==> flow/design.v <==
`timescale 1ns / 1ps
module dataReg #(parameter dataWidth=8)(
input i_clk,
input [dataWidth-1:0] i_data,
input i_data_valid,
output reg [dataWidth-1:0] o_data,
output reg o_data_valid
);
always @(posedge i_clk)
begin
    if(i_data_valid)
        o_data <= i_data;
    o_data_valid <= i_data_valid;
end
endmodule
`timescale 1ns / 1ps
module lineBuffer #(parameter dataWidth=8, imageWidth=512)(
input   i_clk,
input   [dataWidth-1:0] i_data,
input   i_data_valid,
output  [dataWidth-1:0] o_data,
output  o_data_valid
);
wire [dataWidth-1:0] w_data_out [imageWidth-1:0];
wire [imageWidth-1:0] w_data_valid;
assign o_data = w_data_out[imageWidth-1];
assign o_data_valid = w_data_valid[imageWidth-1];
generate
    genvar i;
    for(i=0;i<imageWidth;i=i+1)
    begin:loop
        if(i==0)
            dataReg #(.dataWidth(dataWidth))DR0(
                .i_clk(i_clk),
                .i_data(i_data),
                .i_data_valid(i_data_valid),
                .o_data(w_data_out[i]),
                .o_data_valid(w_data_valid[i])
            );
         else
            dataReg #(.dataWidth(dataWidth))DR(
                .i_clk(i_clk),
                .i_data(w_data_out[i-1]),
                .i_data_valid(i_data_valid),
                .o_data(w_data_out[i]),
                .o_data_valid(w_data_valid[i])
            );
    end
endgenerate
endmodule
`timescale 1ns / 1ps
module imageBuffer #(parameter dataWidth=1,kernelWidth=5,kernelHeight=5,imageWidth=256)(
input        i_clk,
input        i_rst,
input  [dataWidth-1:0] i_pixel_data,
input        i_pixel_data_valid,
output [kernelWidth*kernelHeight*dataWidth-1:0] o_data,
output       o_data_valid
);
integer counter;
integer outDataCounter;
reg data_valid_int;
always @(posedge i_clk)
if(i_rst)
begin
    counter <= 0;
    data_valid_int <= 1'b0;
end
else
begin
    if(i_pixel_data_valid & !data_valid_int)
        counter <= counter+1;
    else if(!i_pixel_data_valid & data_valid_int)
        counter <= counter-1;
    if(counter >= (((kernelHeight+1)/2)*imageWidth+(kernelWidth+1)/2))
        data_valid_int <= 1'b1;
    else
        data_valid_int <= 1'b0;
end
always @(posedge i_clk)
begin
    if(i_rst)
        outDataCounter <= 0;
    else if(outDataCounter==imageWidth-1 & data_valid_int)
        outDataCounter <= 0;
    else if(data_valid_int)
        outDataCounter <= outDataCounter+1;
end
assign o_data_valid = data_valid_int & (outDataCounter<imageWidth-kernelWidth+1);
wire [dataWidth-1:0] w_data_reg_out [kernelWidth*kernelHeight-1:0];
wire [kernelWidth*kernelHeight-1:0] w_data_reg_out_valid;
wire [dataWidth-1:0] line_buff_out [kernelHeight-2:0];
wire [kernelHeight-2:0] line_buff_out_valid;
generate
genvar i,j,k;
    for(i=kernelHeight-1;i>=0;i=i-1)
    begin:l1
        for(j=kernelWidth-1;j>=0;j=j-1)
        begin:l2
            for(k=0;k<dataWidth;k=k+1)
            begin:l3
                assign o_data[(kernelHeight-1-i)*kernelWidth*dataWidth+(kernelWidth-1-j)*dataWidth+k] = w_data_reg_out[i*kernelWidth+j][k];
            end
        end
    end
endgenerate
generate
    for(i=0;i<kernelHeight;i=i+1)
    begin:oloop
        for(j=0;j<kernelWidth;j=j+1)
        begin:iloop
            if(i==0&j==0)  
            begin
                dataReg #(.dataWidth(dataWidth))dR0(
                    .i_clk(i_clk),
                    .i_data(i_pixel_data),  
                    .i_data_valid(i_pixel_data_valid),
                    .o_data(w_data_reg_out[i*kernelWidth+j]),
                    .o_data_valid(w_data_reg_out_valid[i*kernelWidth+j])
                );
            end
            else if(j==0)  
            begin
                dataReg #(.dataWidth(dataWidth))dR1(
                    .i_clk(i_clk),
                    .i_data(line_buff_out[i-1]),  
                    .i_data_valid(i_pixel_data_valid),
                    .o_data(w_data_reg_out[i*kernelWidth+j]),
                    .o_data_valid(w_data_reg_out_valid[i*kernelWidth+j])
                );
            end
            else 
            begin
                dataReg #(.dataWidth(dataWidth))dR2(
                    .i_clk(i_clk),
                    .i_data(w_data_reg_out[i*kernelWidth+j-1]),  
                    .i_data_valid(i_pixel_data_valid),
                    .o_data(w_data_reg_out[i*kernelWidth+j]),
                    .o_data_valid(w_data_reg_out_valid[i*kernelWidth+j])
                );
            end
        end
    end
endgenerate
generate
    for(i=0;i<kernelHeight-1;i=i+1)
    begin:loop
        if(i==0)
        begin
            lineBuffer #(.dataWidth(dataWidth),.imageWidth(imageWidth-kernelWidth))lB0(
                .i_clk(i_clk),
                .i_data(w_data_reg_out[kernelWidth-1]),
                .i_data_valid(i_pixel_data_valid),
                .o_data(line_buff_out[i]),
                .o_data_valid(line_buff_out_valid[i])
            );
        end
        else
        begin
            lineBuffer #(.dataWidth(dataWidth),.imageWidth(imageWidth-kernelWidth))lB(
                .i_clk(i_clk),
                .i_data(w_data_reg_out[(i+1)*kernelWidth-1]),
                .i_data_valid(i_pixel_data_valid),
                .o_data(line_buff_out[i]),
                .o_data_valid(line_buff_out_valid[i])
            );        
        end
    end
endgenerate
endmodule
`timescale 1ns / 1ps
module imageBuffer2 #(parameter dataWidth=1,kernelWidth=2,kernelHeight=2,imageWidth=256)(
input        i_clk,
input        i_rst,
input  [dataWidth-1:0] i_pixel_data,
input        i_pixel_data_valid,
output [kernelWidth*kernelHeight*dataWidth-1:0] o_data,
output  reg  o_data_valid
);
integer counter;
always @(posedge i_clk)
if(i_rst)
begin
    counter <= 0;
    o_data_valid <= 1'b0;
end
else
begin
    if(i_pixel_data_valid & !o_data_valid)
        counter <= counter+1;
    else if(!i_pixel_data_valid & o_data_valid)
        counter <= counter-1;
    if(counter == (((kernelHeight)/2)*imageWidth+((kernelWidth)/2)) & i_pixel_data_valid)
        o_data_valid <= 1'b1;
    else if(counter > (((kernelHeight)/2)*imageWidth+(kernelWidth)/2))
        o_data_valid <= 1'b1;
    else
        o_data_valid <= 1'b0;
end
wire [dataWidth-1:0] w_data_reg_out [kernelWidth*kernelHeight-1:0];
wire [kernelWidth*kernelHeight-1:0] w_data_reg_out_valid;
wire [dataWidth-1:0] line_buff_out [kernelHeight-2:0];
wire [kernelHeight-2:0] line_buff_out_valid;
generate
genvar i,j,k;
    for(i=kernelHeight-1;i>=0;i=i-1)
    begin:l1
        for(j=kernelWidth-1;j>=0;j=j-1)
        begin:l2
            for(k=0;k<dataWidth;k=k+1)
            begin:l3
                assign o_data[(kernelHeight-1-i)*kernelWidth*dataWidth+(kernelWidth-1-j)*dataWidth+k] = w_data_reg_out[i*kernelWidth+j][k];
            end
        end
    end
endgenerate
generate
    for(i=0;i<kernelHeight;i=i+1)
    begin:oloop
        for(j=0;j<kernelWidth;j=j+1)
        begin:iloop
            if(i==0&j==0)  
            begin
                dataReg #(.dataWidth(dataWidth))dR0(
                    .i_clk(i_clk),
                    .i_data(i_pixel_data),  
                    .i_data_valid(i_pixel_data_valid),
                    .o_data(w_data_reg_out[i*kernelWidth+j]),
                    .o_data_valid(w_data_reg_out_valid[i*kernelWidth+j])
                );
            end
            else if(j==0)  
            begin
                dataReg #(.dataWidth(dataWidth))dR1(
                    .i_clk(i_clk),
                    .i_data(line_buff_out[i-1]),  
                    .i_data_valid(i_pixel_data_valid),
                    .o_data(w_data_reg_out[i*kernelWidth+j]),
                    .o_data_valid(w_data_reg_out_valid[i*kernelWidth+j])
                );
            end
            else 
            begin
                dataReg #(.dataWidth(dataWidth))dR2(
                    .i_clk(i_clk),
                    .i_data(w_data_reg_out[i*kernelWidth+j-1]),  
                    .i_data_valid(i_pixel_data_valid),
                    .o_data(w_data_reg_out[i*kernelWidth+j]),
                    .o_data_valid(w_data_reg_out_valid[i*kernelWidth+j])
                );
            end
        end
    end
endgenerate
generate
    for(i=0;i<kernelHeight-1;i=i+1)
    begin:loop
        if(i==0)
        begin
            lineBuffer #(.dataWidth(dataWidth),.imageWidth(imageWidth))lB0(
                .i_clk(i_clk),
                .i_data(i_pixel_data),
                .i_data_valid(i_pixel_data_valid),
                .o_data(line_buff_out[i]),
                .o_data_valid(line_buff_out_valid[i])
            );
        end
        else
        begin
            lineBuffer #(.dataWidth(dataWidth),.imageWidth(imageWidth))lB(
                .i_clk(i_clk),
                .i_data(line_buff_out[i-1]),
                .i_data_valid(i_pixel_data_valid),
                .o_data(line_buff_out[i]),
                .o_data_valid(line_buff_out_valid[i])
            );        
        end
    end
endgenerate
endmodule
`timescale 1ns / 1ps
module Convolution #(parameter ConvData=1)(
input i_clk,
input i_rst,
input i_data_valid,
input [71:0]i_data,
output reg o_data_valid,
output reg [23:0]o_data
    );
  integer i;
  reg [23:0] sum,mul;reg [23:0] BiasAdd,x;
  function [15:0] coeff;
    input integer n;
    case(n)
        0: coeff = 16'b1001011101000;
        1: coeff = 16'b1010001110000;
        2: coeff = 16'b111011010110;
        3: coeff = 16'b1100100101010;
        4: coeff = 16'b11111100;
        5: coeff = 16'b1001001111111;
        6: coeff = 16'b1100011011100;
        7: coeff = 16'b110010000000;
        8: coeff = 16'b1010010110010;
        9: coeff = 16'b1110111110101011;
        10: coeff = 16'b11100110000;
        11: coeff = 16'b1111011100111111;
        12: coeff = 16'b10101010010;
        13: coeff = 16'b1100100101011;
        14: coeff = 16'b101100111100;
        15: coeff = 16'b100001010000;
        16: coeff = 16'b111101000111;
        17: coeff = 16'b110011011000;
        18: coeff = 16'b1000100101000;
        19: coeff = 16'b10110111;
        20: coeff = 16'b1101011111000110;
        21: coeff = 16'b1001001010110;
        22: coeff = 16'b101110100001;
        23: coeff = 16'b1101101111101010;
        24: coeff = 16'b111001110000;
        25: coeff = 16'b1001111001100;
        26: coeff = 16'b1101111001111011;
        default: coeff = 16'b0;
    endcase
  endfunction
  function [23:0] bias;
    input integer n;
    case(n)
        0: bias = 24'b1011000100;
        1: bias = 24'b111111111011001001000010;
        2: bias = 24'b101000010000101;
        default: bias = 24'b0;
    endcase
  endfunction
wire [23:0] b_sel = bias(ConvData-1);
always@(posedge i_clk)
o_data_valid <= i_rst ? 1'b0 : i_data_valid;
always@(posedge i_clk)
begin
 sum = 0;x=0;
    for(i=9*(ConvData-1);i<(9*ConvData);i=i+1)
    begin
        mul = $signed(i_data[(i-(9*(ConvData-1)))*8+:8])*$signed(coeff(i));
        x=$signed(x)+$signed(mul);             
    end
    sum =  $signed(x);
    BiasAdd <= $signed(sum) + $signed(b_sel); 
         if(!b_sel[23] &!sum[23] & BiasAdd[23])  
               begin
                   o_data[23] <= 1'b0;
                   o_data[22:0] <= {23{1'b1}};
               end
           else if(b_sel[23] & sum[23] &  !BiasAdd[23])  
               begin
                   o_data[23] <= 1'b1;
                   o_data[22:0] <= {23{1'b0}};
               end
           else
                   o_data <= BiasAdd;
 end 
endmodule
`timescale 1ns / 1ps
module ReLu  #(parameter dataWidth=16,weightIntWidth=4) (
    input           clk,
    input           rst,
    input   [2*dataWidth-1:0]   ReLu_Input,
    input relu_data_valid_In,
    output reg relu_data_valid_Out,
    output  reg [dataWidth+3:0]  out
);
always @(posedge clk)
begin
    relu_data_valid_Out <= rst ? 1'b0 : relu_data_valid_In;
    if($signed(ReLu_Input) >= 0)
    begin
        if(|ReLu_Input[2*dataWidth-1-:weightIntWidth+1])  
            out <= {1'b0,{(dataWidth+3){1'b1}}};  
        else
            out <= ReLu_Input[2*dataWidth-2-weightIntWidth-:dataWidth+4];
    end
    else 
        out <= 0;      
end
endmodule
`timescale 1ns / 1ps
module maxpoolLogic #(parameter imageWidth=256)(
input   i_clk,
input   i_reset_n,
input   i_data_valid,
output o_data_valid
    );
 reg count;
 integer pixelCounter;
 assign o_data_valid = (i_data_valid && (pixelCounter<26) && count);
 always @(posedge i_clk)
 if(!i_reset_n)
 begin
    pixelCounter <= 0;
    count <= 1'b0;
 end
 else
 begin
    if(i_data_valid && pixelCounter == (2*imageWidth-1))
        pixelCounter <= 0;
    else if(i_data_valid) begin
        pixelCounter <= pixelCounter + 1;
    end
    if(i_data_valid)
        count <= ~count;
 end
 endmodule
`timescale 1ns / 1ps
module maxPooler(
    input   i_clk,
    input   i_rst,
    input[63:0] i_data_MP,
    input i_data_valid_MP,
    output reg [15:0] out_data_MP,
    output out_data_valid
    );
    integer i;
    reg [15:0] largest;
    always @(posedge i_clk) begin
        if(i_data_valid_MP)begin
            largest = i_data_MP[15:0];
            for(i=0;i<4;i=i+1)
            begin
                if(i_data_MP[16*i +: 16] > largest)
                    largest = i_data_MP[i*16+:16];
            end
            out_data_MP <= largest;
        end
    end
 maxpoolLogic  #(.imageWidth(26)) MDL(
    .i_clk(i_clk),
    .i_reset_n(!i_rst),
    .i_data_valid(i_data_valid_MP),
    .o_data_valid(out_data_valid)
 );
endmodule
`timescale 1ns / 1ps
module Conv_ReLu_MaxPool #(parameter ConvKernel=1)
                           (input[71:0] inputData,
                           input inputValid,
                           input clk,
                           input rst,
                           output[15:0] MP_Out,
                           output MPOut_valid
    );
    wire out_data_valid;
    wire[71:0] out_data;
    wire data_conv_valid;
    wire[23:0] conv_data;
    wire relu_data_valid_Out;
    wire[15:0]relu_out;
    wire[63:0] Out;
    wire Out_valid;
    Convolution #(.ConvData(ConvKernel))conv (
    .i_clk(clk),
    .i_rst(rst),
    .i_data_valid(inputValid),
    .i_data(inputData),
    .o_data_valid(data_conv_valid),
    .o_data(conv_data)
        );
    ReLu  #(.dataWidth(12),.weightIntWidth(0)) ReLu 
        (.clk(clk), .rst(rst),
        .ReLu_Input(conv_data),
        .relu_data_valid_In(data_conv_valid),
        .relu_data_valid_Out(relu_data_valid_Out),
        .out(relu_out));
     imageBuffer2 #(.dataWidth(16),.kernelWidth(2),.kernelHeight(2),.imageWidth(26)) IB2 (
               . i_clk(clk),
               .i_rst(rst),
               .i_pixel_data(relu_out),
               .i_pixel_data_valid(relu_data_valid_Out),
               .o_data(Out), 
               .o_data_valid(Out_valid) 
             );
      maxPooler MP(
                 .i_clk(clk),
                 .i_rst(rst),
                 .i_data_MP(Out),
                 .i_data_valid_MP(Out_valid),
                 .out_data_MP(MP_Out),
                 .out_data_valid(MPOut_valid)
                 );
endmodule
`timescale 1ns / 1ps
module cnn_layer1 (
    input         clk,
    input         rst,
    input  [7:0]  pix_in,
    input         pix_valid,
    output [15:0] mp_out0,
    output        mp_valid0,
    output [15:0] mp_out1,
    output        mp_valid1,
    output [15:0] mp_out2,
    output        mp_valid2
);
    wire [71:0] win_data;
    wire        win_valid;
    imageBuffer #(.dataWidth(8),.kernelWidth(3),.kernelHeight(3),.imageWidth(28)) IB (
        .i_clk(clk),
        .i_rst(rst),
        .i_pixel_data(pix_in),
        .i_pixel_data_valid(pix_valid),
        .o_data(win_data),
        .o_data_valid(win_valid)
    );
    Conv_ReLu_MaxPool #(.ConvKernel(1)) CRM1 (
        .inputData(win_data), .inputValid(win_valid), .clk(clk), .rst(rst),
        .MP_Out(mp_out0), .MPOut_valid(mp_valid0));
    Conv_ReLu_MaxPool #(.ConvKernel(2)) CRM2 (
        .inputData(win_data), .inputValid(win_valid), .clk(clk), .rst(rst),
        .MP_Out(mp_out1), .MPOut_valid(mp_valid1));
    Conv_ReLu_MaxPool #(.ConvKernel(3)) CRM3 (
        .inputData(win_data), .inputValid(win_valid), .clk(clk), .rst(rst),
        .MP_Out(mp_out2), .MPOut_valid(mp_valid2));
endmodule
# From RTL to reports: cnn_layer1
# The steps from the RTL of cnn_layer1 to its reports follow in flow order.
# Line numbers count from 1 in the design file above.
# Operators carry their Yosys type and port widths (W data, S select, Z words).
# Cell names lack the library's common part.
# A cell with n/a has no value.
[design] design="cnn_layer1" clock="clk" library="sky130hd" pvt_corner="tt_025C_1v80"

# Word level
# Source: Yosys, flattened and elaborated. Widths are those after wreduce. Registers that Yosys merges into a memory's read port (data or address) are not register bits. Print and check cells do not count. Equal cells are merged and count once.
[bits] reg_bits=2321 latchBits=0 mem_bits_rw=0 mem_bits_ro=0 clocked_rd_ports_x_width=0 memories=0 in_bits=11 out_inout_bits=51 wordCells=357
[classes] addsub=39 multipliers=27 div_mod_pow=0 n_cmp=20 n_eq=7 shift=0 n_mux=36 n_logic=22 reduce_logical=29
[op_table] cell="$mul A8 B13 Y21 const B" count=6
[op_table] cell="$mul A8 B14 Y22 const B" count=5
[op_table] cell="$mul A8 B11 Y19 const B" count=4
[op_table] cell="$mul A8 B12 Y20 const B" count=3
[op_table] cell="$mul A8 B9 Y17 const B" count=3
[op_table] cell="$mul A8 B10 Y18 const B" count=2
[op_table] cell="$mux W16" count=18
[op_table] cell="$add A32 B2 Y32 const B" count=8
[op_table] cell="$mux W32" count=8
[op_table] cell="$mul A8 B15 Y23 const B" count=1
[op_table] cell="$add A24 B21 Y24" count=7
[op_table] cell="$add A24 B22 Y24" count=7
[op_table] cell="$gt A16 B16 Y1" count=9
[op_table] cell="$sub A32 B2 Y32 const B" count=4
[op_table] cell="$lt A32 B6 Y1 const B" count=4
[op_table] cell="$eq A32 B6 Y1 const B" count=4
[op_table] cell="$mul A8 B8 Y16 const B" count=1
[op_table] cell="$mul A8 B7 Y15 const B" count=1
[op_table] cell="$gt A32 B6 Y1 const B" count=3
[op_table] cell="$eq A32 B7 Y1 const B" count=3
[op_table] cell="$mul A8 B6 Y14 const B" count=1
[op_table] cell="$ge A24 B1 Y1 const B" count=3
[op_table] cell="$add A23 B21 Y24" count=2
[op_table] cell="$add A24 B16 Y24 const B" count=2
[op_table] cell="$add A24 B23 Y24" count=2
[op_table] cell="$mux W15" count=3
[op_table] cell="$ge A32 B7 Y1 const B" count=1
[op_table] cell="$add A23 B23 Y24" count=1
# Other operator kinds: 13; their cells: 64.

# Longest topological paths
# Longest topological path by Yosys (ltp), each cell counted once; first at word level (registers and memories cut), then after technology mapping (sequential cells cut; the memories' decode and read muxes count).
[logic_depth] word_depth=11 abc_area=0 ltp_mapped=46 mapped_depth_nobuf=45

# After synthesis
# The flow's flattened synthesis, as Yosys stat reports it; memories are mapped. The netlist is that of the ABC_AREA named above (0 if unset); the other value can give another one.
# Totals and module areas in this step are rounded.
[mapped] stdcells=10521 yosys_area_um2=136000 seq_area_um2=64300 flip_flops=2279 buffers=95
[by_type] cell_type="edfxtp_1" count=1864 type_area_um2=5.6E+04
[by_type] cell_type="fa_1" count=1123 type_area_um2=2.25E+04
[by_type] cell_type="ha_1" count=1466 type_area_um2=1.83E+04
[by_type] cell_type="dfxtp_1" count=415 type_area_um2=8.31E+03
[by_type] cell_type="inv_1" count=1964 type_area_um2=7372.07
[by_type] cell_type="xnor2_1" count=346 type_area_um2=3.03E+03
[by_type] cell_type="a21oi_1" count=413 type_area_um2=2.07E+03
[by_type] cell_type="nor2_1" count=550 type_area_um2=2064.48
[by_type] cell_type="xor2_1" count=229 type_area_um2=2.01E+03
[by_type] cell_type="mux2i_1" count=129 type_area_um2=1.29E+03
[by_type] cell_type="nand2_1" count=274 type_area_um2=1.03E+03
[by_type] cell_type="a21o_1" count=136 type_area_um2=1.02E+03
[by_type] cell_type="o21ai_0" count=197 type_area_um2=985.946
[by_type] cell_type="nor2b_1" count=129 type_area_um2=807.024
[by_type] cell_type="mux2_2" count=54 type_area_um2=608.083
[by_type] cell_type="nand3_1" count=107 type_area_um2=535.514
[by_type] cell_type="o21bai_1" count=70 type_area_um2=525.504
[by_type] cell_type="nand4_1" count=83 type_area_um2=519.248
# Not listed: further types 79, cells in them 972.
# The figures by module come from a second, unflattened synthesis with its own total; it is not the netlist above.
[hier_totals] hier_cells=11829 area_unflattened_um2=150000
# Rows give one instance, submodules left out.
[modules] module="dataReg #(dataWidth=16)" n_inst=90 cells=17 mod_area_um2=500 mod_seq_area_um2=500
[modules] module="Convolution #(ConvData=3)" n_inst=1 cells=2255 mod_area_um2=21800 mod_seq_area_um2=981
[modules] module="Convolution #(ConvData=2)" n_inst=1 cells=2003 mod_area_um2=20100 mod_seq_area_um2=981
[modules] module="Convolution #(ConvData=1)" n_inst=1 cells=2138 mod_area_um2=19800 mod_seq_area_um2=981
[modules] module="dataReg #(dataWidth=8)" n_inst=59 cells=9 mod_area_um2=260 mod_seq_area_um2=260
[modules] module="maxPooler" n_inst=3 cells=345 mod_area_um2=2910 mod_seq_area_um2=480
[modules] module="imageBuffer2" n_inst=3 cells=360 mod_area_um2=2830 mod_seq_area_um2=661
[modules] module="maxpoolLogic #(imageWidth=26)" n_inst=3 cells=199 mod_area_um2=1700 mod_seq_area_um2=661
[modules] module="imageBuffer" n_inst=1 cells=555 mod_area_um2=4320 mod_seq_area_um2=1300
[modules] module="ReLu" n_inst=3 cells=35 mod_area_um2=490 mod_seq_area_um2=340
[modules] module="lineBuffer" n_inst=3 cells=0 mod_area_um2=0.0 mod_seq_area_um2=0.0
[modules] module="lineBuffer" n_inst=2 cells=0 mod_area_um2=0.0 mod_seq_area_um2=0.0
[modules] module="Conv_ReLu_MaxPool #(ConvKernel=1)" n_inst=1 cells=0 mod_area_um2=0.0 mod_seq_area_um2=0.0
[modules] module="Conv_ReLu_MaxPool #(ConvKernel=2)" n_inst=1 cells=0 mod_area_um2=0.0 mod_seq_area_um2=0.0
# Modules not listed: 2.

# Path before layout
# Path of least setup slack by OpenSTA after synthesis, without wires, with an ideal clock, recovery checks aside; 20% of the period is set as input and as output delay. Where synthesis merged equal registers, the netlist keeps one of their names.
[synth_path] path_kind="reg-to-reg" start="reg CRM2.ReLu.relu_data_valid_Out" end="reg CRM2.IB2.counter[31]" clock_period_ns=14.0 setup_time_ns=0.128 t_first_pin_ns=0.000 t_arrival_ns=36.513 required_ns=13.872 slack_ns=-22.640 delay_ns=36.641 stages=14 path_buffers=0 period_less_setup_slack_ns=36.64
# "delay_ns" is the arrival time less input delay plus setup time.
# "stages": output pins that drive a net of the path, with the launching flip-flop's if there is one; two outputs of one cell count as two.
# "period_less_setup_slack_ns" is the clock period less the worst setup slack; recovery checks do not enter. This is arithmetic on one report: input and output delays are still those of the set period (20% each).
# The rows between start and end are the longest chain of elaborated cells between them; the timing report does not say that the signal goes this way. Where chains are equally long, one stands for them.
# A line is the first line of the expression or statement that the cell stems from. Yosys adds cells for indexed reads and writes and turns some case tables into memories.
# At most two assigning lines are given for a register; there are more.
[synth_between] cell_sequence="dfxtp_1 > ha_1 > inv_1 > ha_1 > or3_1 > o221a_2 > o31a_1 > a31oi_1 > o41a_1 > a21oi_1 > a41oi_1 > mux2_2 > xnor2_1 > nor2_1" elab_chain_cells=4 cone_cells=6 cone_lines=2 classes_between="2 x mux; 2 x logic; 2 x reduce/logical"
[synth_lines] element="from (decl)" line=367 rtl="output reg relu_data_valid_Out,"
[synth_lines] element="from (assign)" line=372 rtl="relu_data_valid_Out <= rst ? 1'b0 : relu_data_valid_In;"
[synth_lines] element="$logic_not A1 Y1" line=191 rtl="else if(!i_pixel_data_valid & o_data_valid)"
[synth_lines] element="$and A1 B1 Y1" line=191
[synth_lines] element="$mux W32" line=191
[synth_lines] element="$mux W32" line=189 rtl="if(i_pixel_data_valid & !o_data_valid)"
[synth_lines] element="to (assign)" line=190 rtl="counter <= counter+1;"
[synth_lines] element="to (assign)" line=192 rtl="counter <= counter-1;"
[synth_lines] element="to (decl)" line=180 rtl="integer counter;"

# Worst path after layout
# Path of least setup slack in the final report of run A (OpenROAD, finished layout, wires in). Where an end is a register, its clock arrival counts in the times.
[layout_path] path_kind="reg-to-reg" start="reg IB.oloop[2].iloop[0].genblk1.genblk1.dR1.o_data[1]" end="reg CRM1.conv.o_data[18]" clock_period_ns=12.7 setup_time_ns=0.11 t_first_pin_ns=0.87 t_arrival_ns=12.54 required_ns=13.47 slack_ns=0.93 stages=38 path_buffers=1
# The rows between start and end are the longest chain of elaborated cells between them; the timing report does not say that the signal goes this way. Where chains are equally long, one stands for them.
# At most two assigning lines are given for a register; there are more.
[layout_between] cell_sequence="edfxtp_1 > inv_1 > ha_1 > buf_4 > ha_1 > inv_1 > fa_1 > fa_1 > inv_1 > ha_1 > nor2b_1 > o21ai_0 > a21boi_0 > o21ai_0 > a21oi_1 > o21ai_0 > a21oi_1 > nor2_1 > [2 not listed] > fa_1 > fa_1 > fa_1 > inv_1 > fa_1 > inv_1 > fa_1 > ha_1 > a21o_1 > a21oi_1 > nor2b_1 > inv_1 > a41oi_1 > o21ai_1 > a2111oi_0 > nor3b_1 > and2_1 > or2_2" elab_chain_cells=10 cone_cells=10 cone_lines=3 classes_between="7 x add/sub; 1 x mul; 1 x logic; 1 x reduce/logical"
[layout_lines] element="from (decl)" line=6 rtl="output reg [dataWidth-1:0] o_data,"
[layout_lines] element="from (assign)" line=12 rtl="o_data <= i_data;"
[layout_lines] element="$mul A8 B12 Y20" line=342 rtl="mul = $signed(i_data[(i-(9*(ConvData-1)))*8+:8])*$signed(coeff(i));"
[layout_lines] element="$add A23 B21 Y24" line=343 rtl="x=$signed(x)+$signed(mul);"
[layout_lines] element="$add A24 B22 Y24" line=343
[layout_lines] element="$add A24 B17 Y24" line=343
[layout_lines] element="$add A24 B22 Y24 (2 in a row)" line=343
[layout_lines] element="$add A24 B21 Y24" line=343
[layout_lines] element="$add A24 B22 Y24" line=343
[layout_lines] element="$logic_not A1 Y1" line=347 rtl="if(!b_sel[23] &!sum[23] & BiasAdd[23])"
[layout_lines] element="$and A1 B1 Y1" line=347
[layout_lines] element="to (assign)" line=350 rtl="o_data[22:0] <= {23{1'b1}};"
[layout_lines] element="to (assign)" line=358 rtl="o_data <= BiasAdd;"
[layout_lines] element="to (decl)" line=288 rtl="output reg [23:0]o_data"

# 4 stored runs of cnn_layer1 in the flow (synthesis by Yosys, layout by OpenROAD, sky130hd cells), in arbitrary order. Constraints: input delay and output delay 20% of the set period each, output load 0.01 pF.
# The measured numbers are rounded.
run="run A" settings CORE_UTILIZATION=40 PLACE_DENSITY=0.6 SETUP_SLACK_MARGIN=0.15 period_ns=12.7 CAP_MARGIN=20 CORE_MARGIN=2 SLEW_MARGIN=20
run="run A" results tns_setup_ns=0.000 synth_area_um2=136000 die_area_um2=344000 fin_ws_ns=0.925 utilization_pct=44.8 stdcell_area_um2=151000 timing.hold.ws_ns=0.336
run="run B" settings CELL_PAD_IN_SITES_DETAIL_PLACEMENT=1 CORE_MARGIN=7 CORE_UTILIZATION=32 CTS_CLUSTER_DIAMETER=148 GPL_ROUTABILITY_DRIVEN=1 SETUP_SLACK_MARGIN=-1.02 SLEW_MARGIN=25 TNS_END_PERCENT=30 period_ns=16.6 CAP_MARGIN=20
run="run B" results tns_setup_ns=0.000 synth_area_um2=136000 die_area_um2=442000 fin_ws_ns=3.61 utilization_pct=36.1 stdcell_area_um2=152000 timing.hold.ws_ns=0.356
run="run C" settings CELL_PAD_IN_SITES_DETAIL_PLACEMENT=1 CELL_PAD_IN_SITES_GLOBAL_PLACEMENT=0 CORE_MARGIN=4 CORE_UTILIZATION=26 CTS_CLUSTER_SIZE=31 GPL_ROUTABILITY_DRIVEN=0 GPL_TIMING_DRIVEN=0 HOLD_SLACK_MARGIN=-0.09 MAX_ROUTING_LAYER="met4" PLACE_DENSITY_LB_ADDON=0.21 SETUP_SLACK_MARGIN=1.8 TNS_END_PERCENT=65 period_ns=14.0 CAP_MARGIN=20 SLEW_MARGIN=20
run="run C" results tns_setup_ns=0.000 synth_area_um2=136000 die_area_um2=533000 fin_ws_ns=2.20 utilization_pct=30.2 stdcell_area_um2=156000 timing.hold.ws_ns=0.364
run="run D" settings ABC_AREA=1 CELL_PAD_IN_SITES_DETAIL_PLACEMENT=1 CELL_PAD_IN_SITES_GLOBAL_PLACEMENT=2 CORE_MARGIN=4 CORE_UTILIZATION=26 CTS_CLUSTER_SIZE=31 GPL_ROUTABILITY_DRIVEN=0 GPL_TIMING_DRIVEN=0 HOLD_SLACK_MARGIN=-0.09 MAX_ROUTING_LAYER="met4" MIN_ROUTING_LAYER="met2" PLACE_DENSITY_LB_ADDON=0.21 SETUP_SLACK_MARGIN=1.8 TNS_END_PERCENT=65 period_ns=14.0 CAP_MARGIN=20 SLEW_MARGIN=20
run="run D" results tns_setup_ns=0.000 synth_area_um2=141000 die_area_um2=556000 fin_ws_ns=2.20 utilization_pct=30.4 stdcell_area_um2=165000 timing.hold.ws_ns=0.298
